==> flow/design.v <==
`timescale 1ns / 1ps
module fulladder(input wire a,b,c, output wire sum,carry);
    assign sum = a ^ b ^ c;
    assign carry = (a & b) | (b & c) | (c & a);
endmodule
module compressor_7_to_3(
    input  wire w0,w1,w2,w3,w4,w5,w6,
    output wire sum, c0, c1
);
    wire s1,s2,s3,s4,d1,d2,d3,d4;
    fulladder fa1(.a(w0), .b(w1), .c(w2), .sum(s1), .carry(d1));
    fulladder fa2(.a(w3), .b(w4), .c(w5), .sum(s2), .carry(d2));
    fulladder fa3(.a(s1), .b(s2), .c(w6), .sum(s3), .carry(d3));
    fulladder fa4(.a(d1), .b(d2), .c(d3), .sum(s4), .carry(d4));
    assign sum = s3;
    assign c0  = s4;
    assign c1  = d4;
endmodule
module array_7_to_3_compressor(
    input  wire [31:0] p0,p1,p2,p3,p4,p5,p6,
    output wire [31:0] psum, pc0, pc1
);
    genvar j;
    generate
        for(j=0; j<32; j=j+1) begin
            compressor_7_to_3 C(
                p0[j], p1[j], p2[j], p3[j], p4[j], p5[j], p6[j],
                psum[j], pc0[j], pc1[j]
            );
        end
    endgenerate
endmodule
module array_3_to_2_compressor(
    input  wire [31:0] a,b,c,
    output wire [31:0] sum, carry
);
    assign sum   = a ^ b ^ c;
    assign carry = ((a & b) | (b & c) | (c & a)) << 1;
endmodule
module han_carlson_adder(
    input  wire [31:0] a,
    input  wire [31:0] b,
    output wire [31:0] sum,
    output wire carry_out
);
    wire [31:0] g, p;
    assign g = a & b;
    assign p = a ^ b;
    wire [31:0] g1, p1;
    assign g1[0] = g[0];
    assign p1[0] = p[0];
    genvar i;
    generate
        for(i=1;i<32;i=i+1) begin
            assign g1[i] = g[i] | (p[i] & g[i-1]);
            assign p1[i] = p[i] & p[i-1];
        end
    endgenerate
    wire [31:0] g2, p2;
    assign g2[0] = g1[0];
    assign p2[0] = p1[0];
    assign g2[1] = g1[1];
    assign p2[1] = p1[1];
    generate
        for(i=2;i<32;i=i+1) begin
            assign g2[i] = g1[i] | (p1[i] & g1[i-2]);
            assign p2[i] = p1[i] & p1[i-2];
        end
    endgenerate
    wire [31:0] g3, p3;
    assign g3[0] = g2[0];
    assign p3[0] = p2[0];
    assign g3[1] = g2[1];
    assign p3[1] = p2[1];
    assign g3[2] = g2[2];
    assign p3[2] = p2[2];
    assign g3[3] = g2[3];
    assign p3[3] = p2[3];
    generate
        for(i=4;i<32;i=i+1) begin
            assign g3[i] = g2[i] | (p2[i] & g2[i-4]);
            assign p3[i] = p2[i] & p2[i-4];
        end
    endgenerate
    wire [31:0] g4, p4;
    assign g4[0] = g3[0];
    assign p4[0] = p3[0];
    assign g4[1] = g3[1];
    assign p4[1] = p3[1];
    assign g4[2] = g3[2];
    assign p4[2] = p3[2];
    assign g4[3] = g3[3];
    assign p4[3] = p3[3];
    assign g4[4] = g3[4];
    assign p4[4] = p3[4];
    assign g4[5] = g3[5];
    assign p4[5] = p3[5];
    assign g4[6] = g3[6];
    assign p4[6] = p3[6];
    assign g4[7] = g3[7];
    assign p4[7] = p3[7];
    generate
        for(i=8;i<32;i=i+1) begin
            assign g4[i] = g3[i] | (p3[i] & g3[i-8]);
            assign p4[i] = p3[i] & p3[i-8];
        end
    endgenerate
    wire [31:0] g5, p5;
    assign g5[0]  = g4[0];  assign p5[0]  = p4[0];
    assign g5[1]  = g4[1];  assign p5[1]  = p4[1];
    assign g5[2]  = g4[2];  assign p5[2]  = p4[2];
    assign g5[3]  = g4[3];  assign p5[3]  = p4[3];
    assign g5[4]  = g4[4];  assign p5[4]  = p4[4];
    assign g5[5]  = g4[5];  assign p5[5]  = p4[5];
    assign g5[6]  = g4[6];  assign p5[6]  = p4[6];
    assign g5[7]  = g4[7];  assign p5[7]  = p4[7];
    assign g5[8]  = g4[8];  assign p5[8]  = p4[8];
    assign g5[9]  = g4[9];  assign p5[9]  = p4[9];
    assign g5[10] = g4[10]; assign p5[10] = p4[10];
    assign g5[11] = g4[11]; assign p5[11] = p4[11];
    assign g5[12] = g4[12]; assign p5[12] = p4[12];
    assign g5[13] = g4[13]; assign p5[13] = p4[13];
    assign g5[14] = g4[14]; assign p5[14] = p4[14];
    assign g5[15] = g4[15]; assign p5[15] = p4[15];
    generate
        for(i=16;i<32;i=i+1) begin
            assign g5[i] = g4[i] | (p4[i] & g4[i-16]);
            assign p5[i] = p4[i] & p4[i-16];
        end
    endgenerate
    wire [31:0] carry_in; 
    assign carry_in[0] = 1'b0;
    assign carry_in[1]  = g[0];
    assign carry_in[2]  = g1[1];
    assign carry_in[3]  = g2[2];
    assign carry_in[4]  = g3[3];
    generate
        for(i=5;i<32;i=i+1) begin
            assign carry_in[i] = g5[i-1];
        end
    endgenerate
    generate
        for(i=0;i<32;i=i+1) begin
            assign sum[i] = p[i] ^ carry_in[i];
        end
    endgenerate
    assign carry_out = g5[31];
endmodule
module piped_wallace_mult(
    input wire clock, reset,
    input wire [15:0] x,y,
    output reg [31:0] prod
);
    genvar i,j;
    wire [31:0] pp[0:15];
    generate
        for(i=0; i<16; i=i+1) begin : PP_GEN
            for(j=0; j<32; j=j+1) begin : COL
                assign pp[i][j] = (j>=i && j<i+16) ? (x[j-i] & y[i]) : 1'b0;
            end
        end
    endgenerate
    wire [31:0] s0,s1,c0_0,c1_0,c02_0,c12_0;
    array_7_to_3_compressor A0(pp[0],pp[1],pp[2],pp[3],pp[4],pp[5],pp[6], s0, c0_0, c02_0);
    array_7_to_3_compressor A1(pp[7],pp[8],pp[9],pp[10],pp[11],pp[12],pp[13], s1, c1_0, c12_0);
    wire [31:0] c0  = c0_0  << 1;
    wire [31:0] c1  = c1_0  << 1;
    wire [31:0] c02 = c02_0 << 2;
    wire [31:0] c12 = c12_0 << 2;
    reg [31:0] rs0,rs1,rc0,rc1,rc02,rc12, rpp14,rpp15;
    always @(posedge clock or posedge reset)
        if(reset) begin
            rs0<=0; rs1<=0; rc0<=0; rc1<=0; rc02<=0; rc12<=0;
            rpp14<=0; rpp15<=0;
        end else begin
            rs0<=s0; rs1<=s1; rc0<=c0; rc1<=c1; rc02<=c02; rc12<=c12;
            rpp14<=pp[14]; rpp15<=pp[15];
        end
    wire [31:0] sum1,carry_1,carry_2;
    array_7_to_3_compressor A2(
        rs0,rs1,rc0,rc1,rc02,rc12,rpp14,
        sum1, carry_1, carry_2
    );
    wire [31:0] carry1 = carry_1 << 1;
    wire [31:0] carry2 = carry_2 << 2;
    reg [31:0] rsum1,rcarry1,rcarry2,rlast;
    always @(posedge clock or posedge reset)
        if(reset) begin
            rsum1<=0; rcarry1<=0; rcarry2<=0; rlast<=0;
        end else begin
            rsum1<=sum1; rcarry1<=carry1; rcarry2<=carry2;
            rlast<=rpp15;
        end
    wire [31:0] psum_1, pcarry_1, final_sum_pre, final_carry_pre;
    array_3_to_2_compressor C0(rsum1, rcarry1, rcarry2, psum_1, pcarry_1);
    array_3_to_2_compressor C1(rlast, psum_1, pcarry_1, final_sum_pre, final_carry_pre);
    reg [31:0] rsum, rcarry;
    always @(posedge clock or posedge reset)
        if(reset) begin
            rsum<=0; rcarry<=0;
        end else begin
            rsum<=final_sum_pre;
            rcarry<=final_carry_pre;
        end
    wire [31:0] final_sum;
    wire cout;
    han_carlson_adder HC(rsum, rcarry, final_sum, cout);
    always @(posedge clock or posedge reset)
        if(reset)
            prod <= 0;
        else
            prod <= final_sum;
endmodule
Hand-over note for piped_wallace_mult

Tool chain data of piped_wallace_mult
Tool output for the design above before and after an edit, in the order of the flow. "original" refers to lines of the RTL above, "edited" to lines of the edited file. "difference" is "edited" less "original", of the values as shown; "relative change" is that difference over "original", in percent. Operators carry their Yosys type and port widths (W data, S select, Z words). Not given: --

Top: piped_wallace_mult. Clock: clock. Standard-cell library: sky130hd. Timing corner: tt_025C_1v80.

The edit
Unified diff, file above to edited file. A script made this edit. It changes what the design does and was not meant as an optimisation.

```diff
@@ -10,5 +10,10 @@
     wire s1,s2,s3,s4,d1,d2,d3,d4;
     fulladder fa1(.a(w0), .b(w1), .c(w2), .sum(s1), .carry(d1));
-    fulladder fa2(.a(w3), .b(w4), .c(w5), .sum(s2), .carry(d2));
+    wire s2_a, s2_b;
+    wire d2_a, d2_b;
+    fulladder fa2(.a(w3), .b(w4), .c(w5), .sum(s2_a), .carry(d2_a));
+    fulladder fa2_2 (.a(~w3), .b(w4), .c(w5), .sum(s2_b), .carry(d2_b));
+    assign s2 = s2_a ^ s2_b;
+    assign d2 = d2_a ^ d2_b;
     fulladder fa3(.a(s1), .b(s2), .c(w6), .sum(s3), .carry(d3));
     fulladder fa4(.a(d1), .b(d2), .c(d3), .sum(s4), .carry(d4));
```

Elaborated design
Counts by Yosys on the flattened word-level netlist (proc, flatten, opt, wreduce; memories kept). Register bits leave out memories and registers merged into their read ports (data or address); mux counts leave out enables and synchronous resets folded into registers. Print and check cells are left out.

Cells by class: bitwise gates (word level) (original 1884, edited 2534, difference +650, relative change +34.50%).

Operators with widths: $xor A1 B1 Y1 (original 412, edited 679, difference +267, relative change +64.81%); $and A1 B1 Y1 (original 1014, edited 1185, difference +171, relative change +16.86%); $or A1 B1 Y1 (original 442, edited 578, difference +136, relative change +30.77%); $not A1 Y1 (original 0, edited 76, difference +76); $and A31 B31 Y31 (original 4, edited 7, difference +3, relative change +75.00%); $xor A32 B32 Y32 (original 2, edited 4, difference +2, relative change +100.00%); $and A30 B30 Y30 (original 1, edited 0, difference -1, relative change -100.00%); $and A30 B31 Y31 (original 1, edited 0, difference -1, relative change -100.00%); $and A31 B30 Y31 (original 1, edited 0, difference -1, relative change -100.00%); $xor A30 B30 Y30 (original 1, edited 0, difference -1, relative change -100.00%); $xor A30 B31 Y31 (original 1, edited 0, difference -1, relative change -100.00%); $xor A31 B31 Y31 (original 1, edited 0, difference -1, relative change -100.00%); $xor A31 B32 Y32 (original 0, edited 1, difference +1); $or A31 B31 Y31 (original 4, edited 4, difference 0, relative change 0.00%).

Storage and ports: register bits (original 342, edited 373, difference +31, relative change +9.06%); output and inout port bits (original 32, edited 32, difference 0, relative change 0.00%); cells after elaboration (original 1899, edited 2549, difference +650, relative change +34.23%).

Logic depth
Longest topological path by Yosys (ltp), each cell counted once; first at word level (registers and memories cut), then after technology mapping (sequential cells cut; the memories' decode and read muxes count).

Depth: depth in word-level cells (original 11, edited 11, difference 0, relative change 0.00%); ABC_AREA (original 0, edited 0); gate-level depth with buffers (original 8, edited 9, difference +1, relative change +12.50%).

Synthesis result
Yosys stat after the flow's synthesis: flattened, memories mapped to cells. It holds for the ABC_AREA given above (unset counts as 0); a run with the other value may have another netlist.

Synthesis totals: cells in the netlist (original 1324, edited 1383, difference +59, relative change +4.46%); synthesis area (µm²) (original 17424.2, edited 17141.4, difference -282.8, relative change -1.62%); sequential area (µm²) (original 8433.1, edited 8483.1, difference +50.0, relative change +0.59%); mapped flip-flops (original 337, edited 339, difference +2, relative change +0.59%).

Cells by type: sky130_fd_sc_hd__and2_1 (original 211, edited 119, difference -92, relative change -43.60%); sky130_fd_sc_hd__nand2_1 (original 61, edited 122, difference +61, relative change +100.00%); sky130_fd_sc_hd__inv_1 (original 212, edited 269, difference +57, relative change +26.89%); sky130_fd_sc_hd__fa_1 (original 203, edited 149, difference -54, relative change -26.60%); sky130_fd_sc_hd__xor2_1 (original 4, edited 54, difference +50, relative change +1250.00%); sky130_fd_sc_hd__ha_1 (original 104, edited 148, difference +44, relative change +42.31%); sky130_fd_sc_hd__clkbuf_1 (original 35, edited 50, difference +15, relative change +42.86%); sky130_fd_sc_hd__nor2_1 (original 20, edited 12, difference -8, relative change -40.00%); sky130_fd_sc_hd__and3_1 (original 1, edited 7, difference +6, relative change +600.00%); sky130_fd_sc_hd__o21ai_0 (original 10, edited 6, difference -4, relative change -40.00%); sky130_fd_sc_hd__o211ai_1 (original 5, edited 1, difference -4, relative change -80.00%); sky130_fd_sc_hd__xnor2_1 (original 17, edited 20, difference +3, relative change +17.65%); sky130_fd_sc_hd__nand3_1 (original 11, edited 8, difference -3, relative change -27.27%); sky130_fd_sc_hd__a21o_1 (original 7, edited 10, difference +3, relative change +42.86%); sky130_fd_sc_hd__nor2b_1 (original 5, edited 2, difference -3, relative change -60.00%); sky130_fd_sc_hd__o31ai_1 (original 3, edited 0, difference -3, relative change -100.00%); sky130_fd_sc_hd__and4_1 (original 0, edited 3, difference +3); sky130_fd_sc_hd__dfrtp_1 (original 337, edited 339, difference +2, relative change +0.59%).

The list need not be complete. By module: a second synthesis without flattening, with its own total; a netlist apart from the flattened one above.

Second synthesis, totals: cell total of the unflattened synthesis (original 1398, edited 1782, difference +384, relative change +27.47%); area (unflattened synthesis) (µm²) (original 23151.0, edited 27114.8, difference +3963.8, relative change +17.12%).

Rows give one instance, submodules left out.

By module, original: piped_wallace_mult (times used 1, cells 713, area 12490.7 µm², sequential area 10585.2 µm²); fulladder (times used 384, cells 1, area 20.0 µm², sequential area 0.0 µm²); han_carlson_adder (times used 1, cells 233, area 1661.6 µm², sequential area 0.0 µm²); array_3_to_2_compressor (times used 2, cells 34, area 655.6 µm², sequential area 0.0 µm²); array_7_to_3_compressor (times used 3, cells 0, area 0.0 µm², sequential area 0.0 µm²); compressor_7_to_3 (times used 96, cells 0, area 0.0 µm², sequential area 0.0 µm²).

By module, edited: piped_wallace_mult (times used 1, cells 713, area 12490.7 µm², sequential area 10585.2 µm²); fulladder (times used 480, cells 1, area 20.0 µm², sequential area 0.0 µm²); compressor_7_to_3 (times used 96, cells 3, area 21.3 µm², sequential area 0.0 µm²); han_carlson_adder (times used 1, cells 233, area 1661.6 µm², sequential area 0.0 µm²); array_3_to_2_compressor (times used 2, cells 34, area 655.6 µm², sequential area 0.0 µm²); array_7_to_3_compressor (times used 3, cells 0, area 0.0 µm², sequential area 0.0 µm²).

Path before layout
Source: OpenSTA report_checks on the synthesized netlist (no wires, ideal clock, input and output delay 20% of the period each), path of least setup slack; recovery checks are left aside. Register names are those of the netlist, which keeps one name where synthesis merged equal registers.

Path post-synthesis: path type (original input to register, edited register to register); from (original in x[9], edited reg rcarry[3]); to (original reg (name not given), edited reg prod[31]); period (ps) (original 2800, edited 2800, difference 0, relative change 0.00%); arrival (ps) (original 2311, edited 2395, difference +84, relative change +3.63%); required time (ps) (original 2664, edited 2720, difference +56, relative change +2.10%); path slack (ps) (original 353, edited 325, difference -28); path delay (ps) (original 1887, edited 2475, difference +588, relative change +31.16%); stages on the path (original 7, edited 10, difference +3, relative change +42.86%); synthesis period reached (ps) (original 2447, edited 2475, difference +28, relative change +1.14%).

"path delay" = arrival - input delay + setup time. "stages on the path": output pins that drive a net of the path, with the launching flip-flop's if there is one; two outputs of one cell count as two. "synthesis period reached" is the clock period less the worst setup slack; recovery checks do not enter. This is arithmetic on one report: input and output delays are still those of the set period (20% each). Between the ends stands the longest chain of elaborated cells between them, by number of cells; it is not shown to be the way that was timed. Of several equally long chains one is given. A line is the first line of the expression or statement that the cell stems from. Yosys adds cells for indexed reads and writes and turns some case tables into memories.

On the way, post-synthesis, original:
Path through: sky130_fd_sc_hd__clkbuf_1 > sky130_fd_sc_hd__and2_1 > sky130_fd_sc_hd__fa_1 > sky130_fd_sc_hd__inv_1 > sky130_fd_sc_hd__fa_1 > sky130_fd_sc_hd__inv_1 > sky130_fd_sc_hd__fa_1. The entry for cells in the longest elaborated chain reads 7. Under elaborated cells between the ends (all ways) stands 13. The entry for source lines of those cells reads 3. Those cells by class: logic: 13.

Ends and longest elaborated chain, post-synthesis, original: start, declared (RTL line 151) `input wire [15:0] x,y,`; $and A1 B1 Y1 (RTL line 159) `assign pp[i][j] = (j>=i && j<i+16) ? (x[j-i] & y[i]) : 1'b0;`; $xor A1 B1 Y1 (2 in a row) (RTL line 3) `assign sum = a ^ b ^ c;`; $and A1 B1 Y1 (RTL line 4) `assign carry = (a & b) | (b & c) | (c & a);`; $or A1 B1 Y1 (2 in a row) (RTL line 4); $xor A1 B1 Y1 (RTL line 3).

On the way, post-synthesis, edited:
Path through: sky130_fd_sc_hd__dfrtp_1 > sky130_fd_sc_hd__ha_1 > sky130_fd_sc_hd__fa_1 > sky130_fd_sc_hd__and3_1 > sky130_fd_sc_hd__o31a_1 > sky130_fd_sc_hd__a31o_4 > sky130_fd_sc_hd__a31oi_4 > sky130_fd_sc_hd__o21ai_2 > sky130_fd_sc_hd__a311oi_2 > sky130_fd_sc_hd__xnor2_1. The entry for cells in the longest elaborated chain reads 11. Under elaborated cells between the ends (all ways) stands 15. The entry for source lines of those cells reads 10. Those cells by class: logic: 15.

Ends and longest elaborated chain, post-synthesis, edited: start, declared (RTL line 202) `reg [31:0] rsum, rcarry;`; start, assigned (RTL line 205) `rsum<=0; rcarry<=0;`; start, assigned (RTL line 208) `rcarry<=final_carry_pre;`; $and A31 B31 Y31 (RTL line 52) `assign g = a & b;`; $and A1 B1 Y1 (RTL line 60) `assign g1[i] = g[i] | (p[i] & g[i-1]);`; $or A1 B1 Y1 (RTL line 60); $and A1 B1 Y1 (RTL line 71) `assign g2[i] = g1[i] | (p1[i] & g1[i-2]);`; $or A1 B1 Y1 (RTL line 71); $or A1 B1 Y1 (RTL line 86) `assign g3[i] = g2[i] | (p2[i] & g2[i-4]);`; $and A1 B1 Y1 (RTL line 109) `assign g4[i] = g3[i] | (p3[i] & g3[i-8]);`; $or A1 B1 Y1 (RTL line 109); $and A1 B1 Y1 (RTL line 132) `assign g5[i] = g4[i] | (p4[i] & g4[i-16]);`; $or A1 B1 Y1 (RTL line 132); $xor A1 B1 Y1 (RTL line 149) `assign sum[i] = p[i] ^ carry_in[i];`; end, assigned (RTL line 215) `prod <= 0;`; end, assigned (RTL line 217) `prod <= final_sum;`; end, declared (RTL line 157) `output reg [31:0] prod`.

Path in the finished layout
From the final timing report of each run of pair 1: the path of least setup slack in the routed layout; clock arrival at registers is part of the times. The path's times are printed in steps of 10 ps; the period is the one set.

Path post-layout: path type (original register to register, edited register to register); from (original reg rcarry[5], edited reg rsum[3]); to (original reg prod[31], edited reg prod[31]); period (ps) (original 2590, edited 2590, difference 0, relative change 0.00%); arrival (ps) (original 2830, edited 2900, difference +70, relative change +2.47%); required time (ps) (original 2970, edited 2980, difference +10, relative change +0.34%); path slack (ps) (original 150, edited 80, difference -70); stages on the path (original 9, edited 10, difference +1, relative change +11.11%).

Between the ends stands the longest chain of elaborated cells between them, by number of cells; it is not shown to be the way that was timed. Of several equally long chains one is given.

On the way, post-layout, original:
Path through: sky130_fd_sc_hd__dfrtp_1 > sky130_fd_sc_hd__ha_1 > sky130_fd_sc_hd__fa_2 > sky130_fd_sc_hd__a21o_1 > sky130_fd_sc_hd__a221oi_4 > sky130_fd_sc_hd__nor3_4 > sky130_fd_sc_hd__o211ai_4 > sky130_fd_sc_hd__o211ai_1 > sky130_fd_sc_hd__a21o_1. The entry for cells in the longest elaborated chain reads 10. Under elaborated cells between the ends (all ways) stands 15. The entry for source lines of those cells reads 10. Those cells by class: logic: 15.

Ends and longest elaborated chain, post-layout, original: start, declared (RTL line 197) `reg [31:0] rsum, rcarry;`; start, assigned (RTL line 200) `rsum<=0; rcarry<=0;`; start, assigned (RTL line 203) `rcarry<=final_carry_pre;`; $and A31 B31 Y31 (RTL line 47) `assign g = a & b;`; $and A1 B1 Y1 (RTL line 55) `assign g1[i] = g[i] | (p[i] & g[i-1]);`; $or A1 B1 Y1 (RTL line 55); $or A1 B1 Y1 (RTL line 66) `assign g2[i] = g1[i] | (p1[i] & g1[i-2]);`; $or A1 B1 Y1 (RTL line 81) `assign g3[i] = g2[i] | (p2[i] & g2[i-4]);`; $and A1 B1 Y1 (RTL line 104) `assign g4[i] = g3[i] | (p3[i] & g3[i-8]);`; $or A1 B1 Y1 (RTL line 104); $and A1 B1 Y1 (RTL line 127) `assign g5[i] = g4[i] | (p4[i] & g4[i-16]);`; $or A1 B1 Y1 (RTL line 127); $xor A1 B1 Y1 (RTL line 144) `assign sum[i] = p[i] ^ carry_in[i];`; end, assigned (RTL line 210) `prod <= 0;`; end, assigned (RTL line 212) `prod <= final_sum;`; end, declared (RTL line 152) `output reg [31:0] prod`.

On the way, post-layout, edited:
Path through: sky130_fd_sc_hd__dfrtp_1 > sky130_fd_sc_hd__ha_2 > sky130_fd_sc_hd__fa_2 > sky130_fd_sc_hd__and3_4 > sky130_fd_sc_hd__o31a_1 > sky130_fd_sc_hd__a31o_4 > sky130_fd_sc_hd__a31oi_4 > sky130_fd_sc_hd__o21ai_4 > sky130_fd_sc_hd__a311oi_2 > sky130_fd_sc_hd__xnor2_1. The entry for cells in the longest elaborated chain reads 11. Under elaborated cells between the ends (all ways) stands 15. The entry for source lines of those cells reads 10. Those cells by class: logic: 15.

Ends and longest elaborated chain, post-layout, edited: start, declared (RTL line 202) `reg [31:0] rsum, rcarry;`; start, assigned (RTL line 205) `rsum<=0; rcarry<=0;`; start, assigned (RTL line 207) `rsum<=final_sum_pre;`; $and A31 B31 Y31 (RTL line 52) `assign g = a & b;`; $and A1 B1 Y1 (RTL line 60) `assign g1[i] = g[i] | (p[i] & g[i-1]);`; $or A1 B1 Y1 (RTL line 60); $and A1 B1 Y1 (RTL line 71) `assign g2[i] = g1[i] | (p1[i] & g1[i-2]);`; $or A1 B1 Y1 (RTL line 71); $or A1 B1 Y1 (RTL line 86) `assign g3[i] = g2[i] | (p2[i] & g2[i-4]);`; $and A1 B1 Y1 (RTL line 109) `assign g4[i] = g3[i] | (p3[i] & g3[i-8]);`; $or A1 B1 Y1 (RTL line 109); $and A1 B1 Y1 (RTL line 132) `assign g5[i] = g4[i] | (p4[i] & g4[i-16]);`; $or A1 B1 Y1 (RTL line 132); $xor A1 B1 Y1 (RTL line 149) `assign sum[i] = p[i] ^ carry_in[i];`; end, assigned (RTL line 215) `prod <= 0;`; end, assigned (RTL line 217) `prod <= final_sum;`; end, declared (RTL line 157) `output reg [31:0] prod`.

Flow runs
Runs of the flow (Yosys, OpenROAD) on both versions; the two runs of a pair have the same settings. The constraints put input and output delay at 20% of the set period each and load the outputs with 0.01 pF.

Settings, pair 1:
CORE_UTILIZATION: 40. For period_ns the number is 2.59. The entry for CAP_MARGIN reads 20. The entry for CORE_MARGIN reads 2. The figure for SLEW_MARGIN is 20.

Final reports, pair 1: chip area in the Yosys report (µm²) (original 17424.2, edited 17141.4, difference -282.8, relative change -1.62%); area inside the die boundary (µm²) (original 45245.5, edited 44525.2, difference -720.3, relative change -1.59%); standard-cell area after layout (µm²) (original 20762.4, edited 20171.8, difference -590.6, relative change -2.84%); setup slack of the worst path (ps) (original 149, edited 78, difference -71); total negative slack (ps) (original 0, edited 0, difference 0); final worst hold slack (ps) (original 346, edited 346, difference 0); period reached (ps) (original 2441, edited 2512, difference +71, relative change +2.91%).

Settings, pair 2:
The figure for ABC_AREA is 1. The entry for CAP_MARGIN reads 15. Under CELL_PAD_IN_SITES_GLOBAL_PLACEMENT stands 3. CORE_UTILIZATION: 23. The figure for CTS_CLUSTER_DIAMETER is 379. The entry for CTS_CLUSTER_SIZE reads 18. The figure for GPL_TIMING_DRIVEN is 0. MAX_ROUTING_LAYER: met5. The figure for PLACE_DENSITY_LB_ADDON is 0.16. The figure for SLEW_MARGIN is 35. The figure for TNS_END_PERCENT is 40. For period_ns the number is 3.83. The entry for CORE_MARGIN reads 2.

Final reports, pair 2: chip area in the Yosys report (µm²) (original 18119.9, edited 17998.5, difference -121.4, relative change -0.67%); area inside the die boundary (µm²) (original 81042.7, edited 80508.4, difference -534.3, relative change -0.66%); standard-cell area after layout (µm²) (original 20738.6, edited 20718.6, difference -20.0, relative change -0.10%); setup slack of the worst path (ps) (original 741, edited 859, difference +118); total negative slack (ps) (original 0, edited 0, difference 0); final worst hold slack (ps) (original 342, edited 340, difference -2); period reached (ps) (original 3089, edited 2971, difference -118, relative change -3.82%).

By "period reached" is meant the clock period of the run minus its worst setup slack. This is arithmetic on one report: input and output delays are still those of the set period (20% each).

End of note.
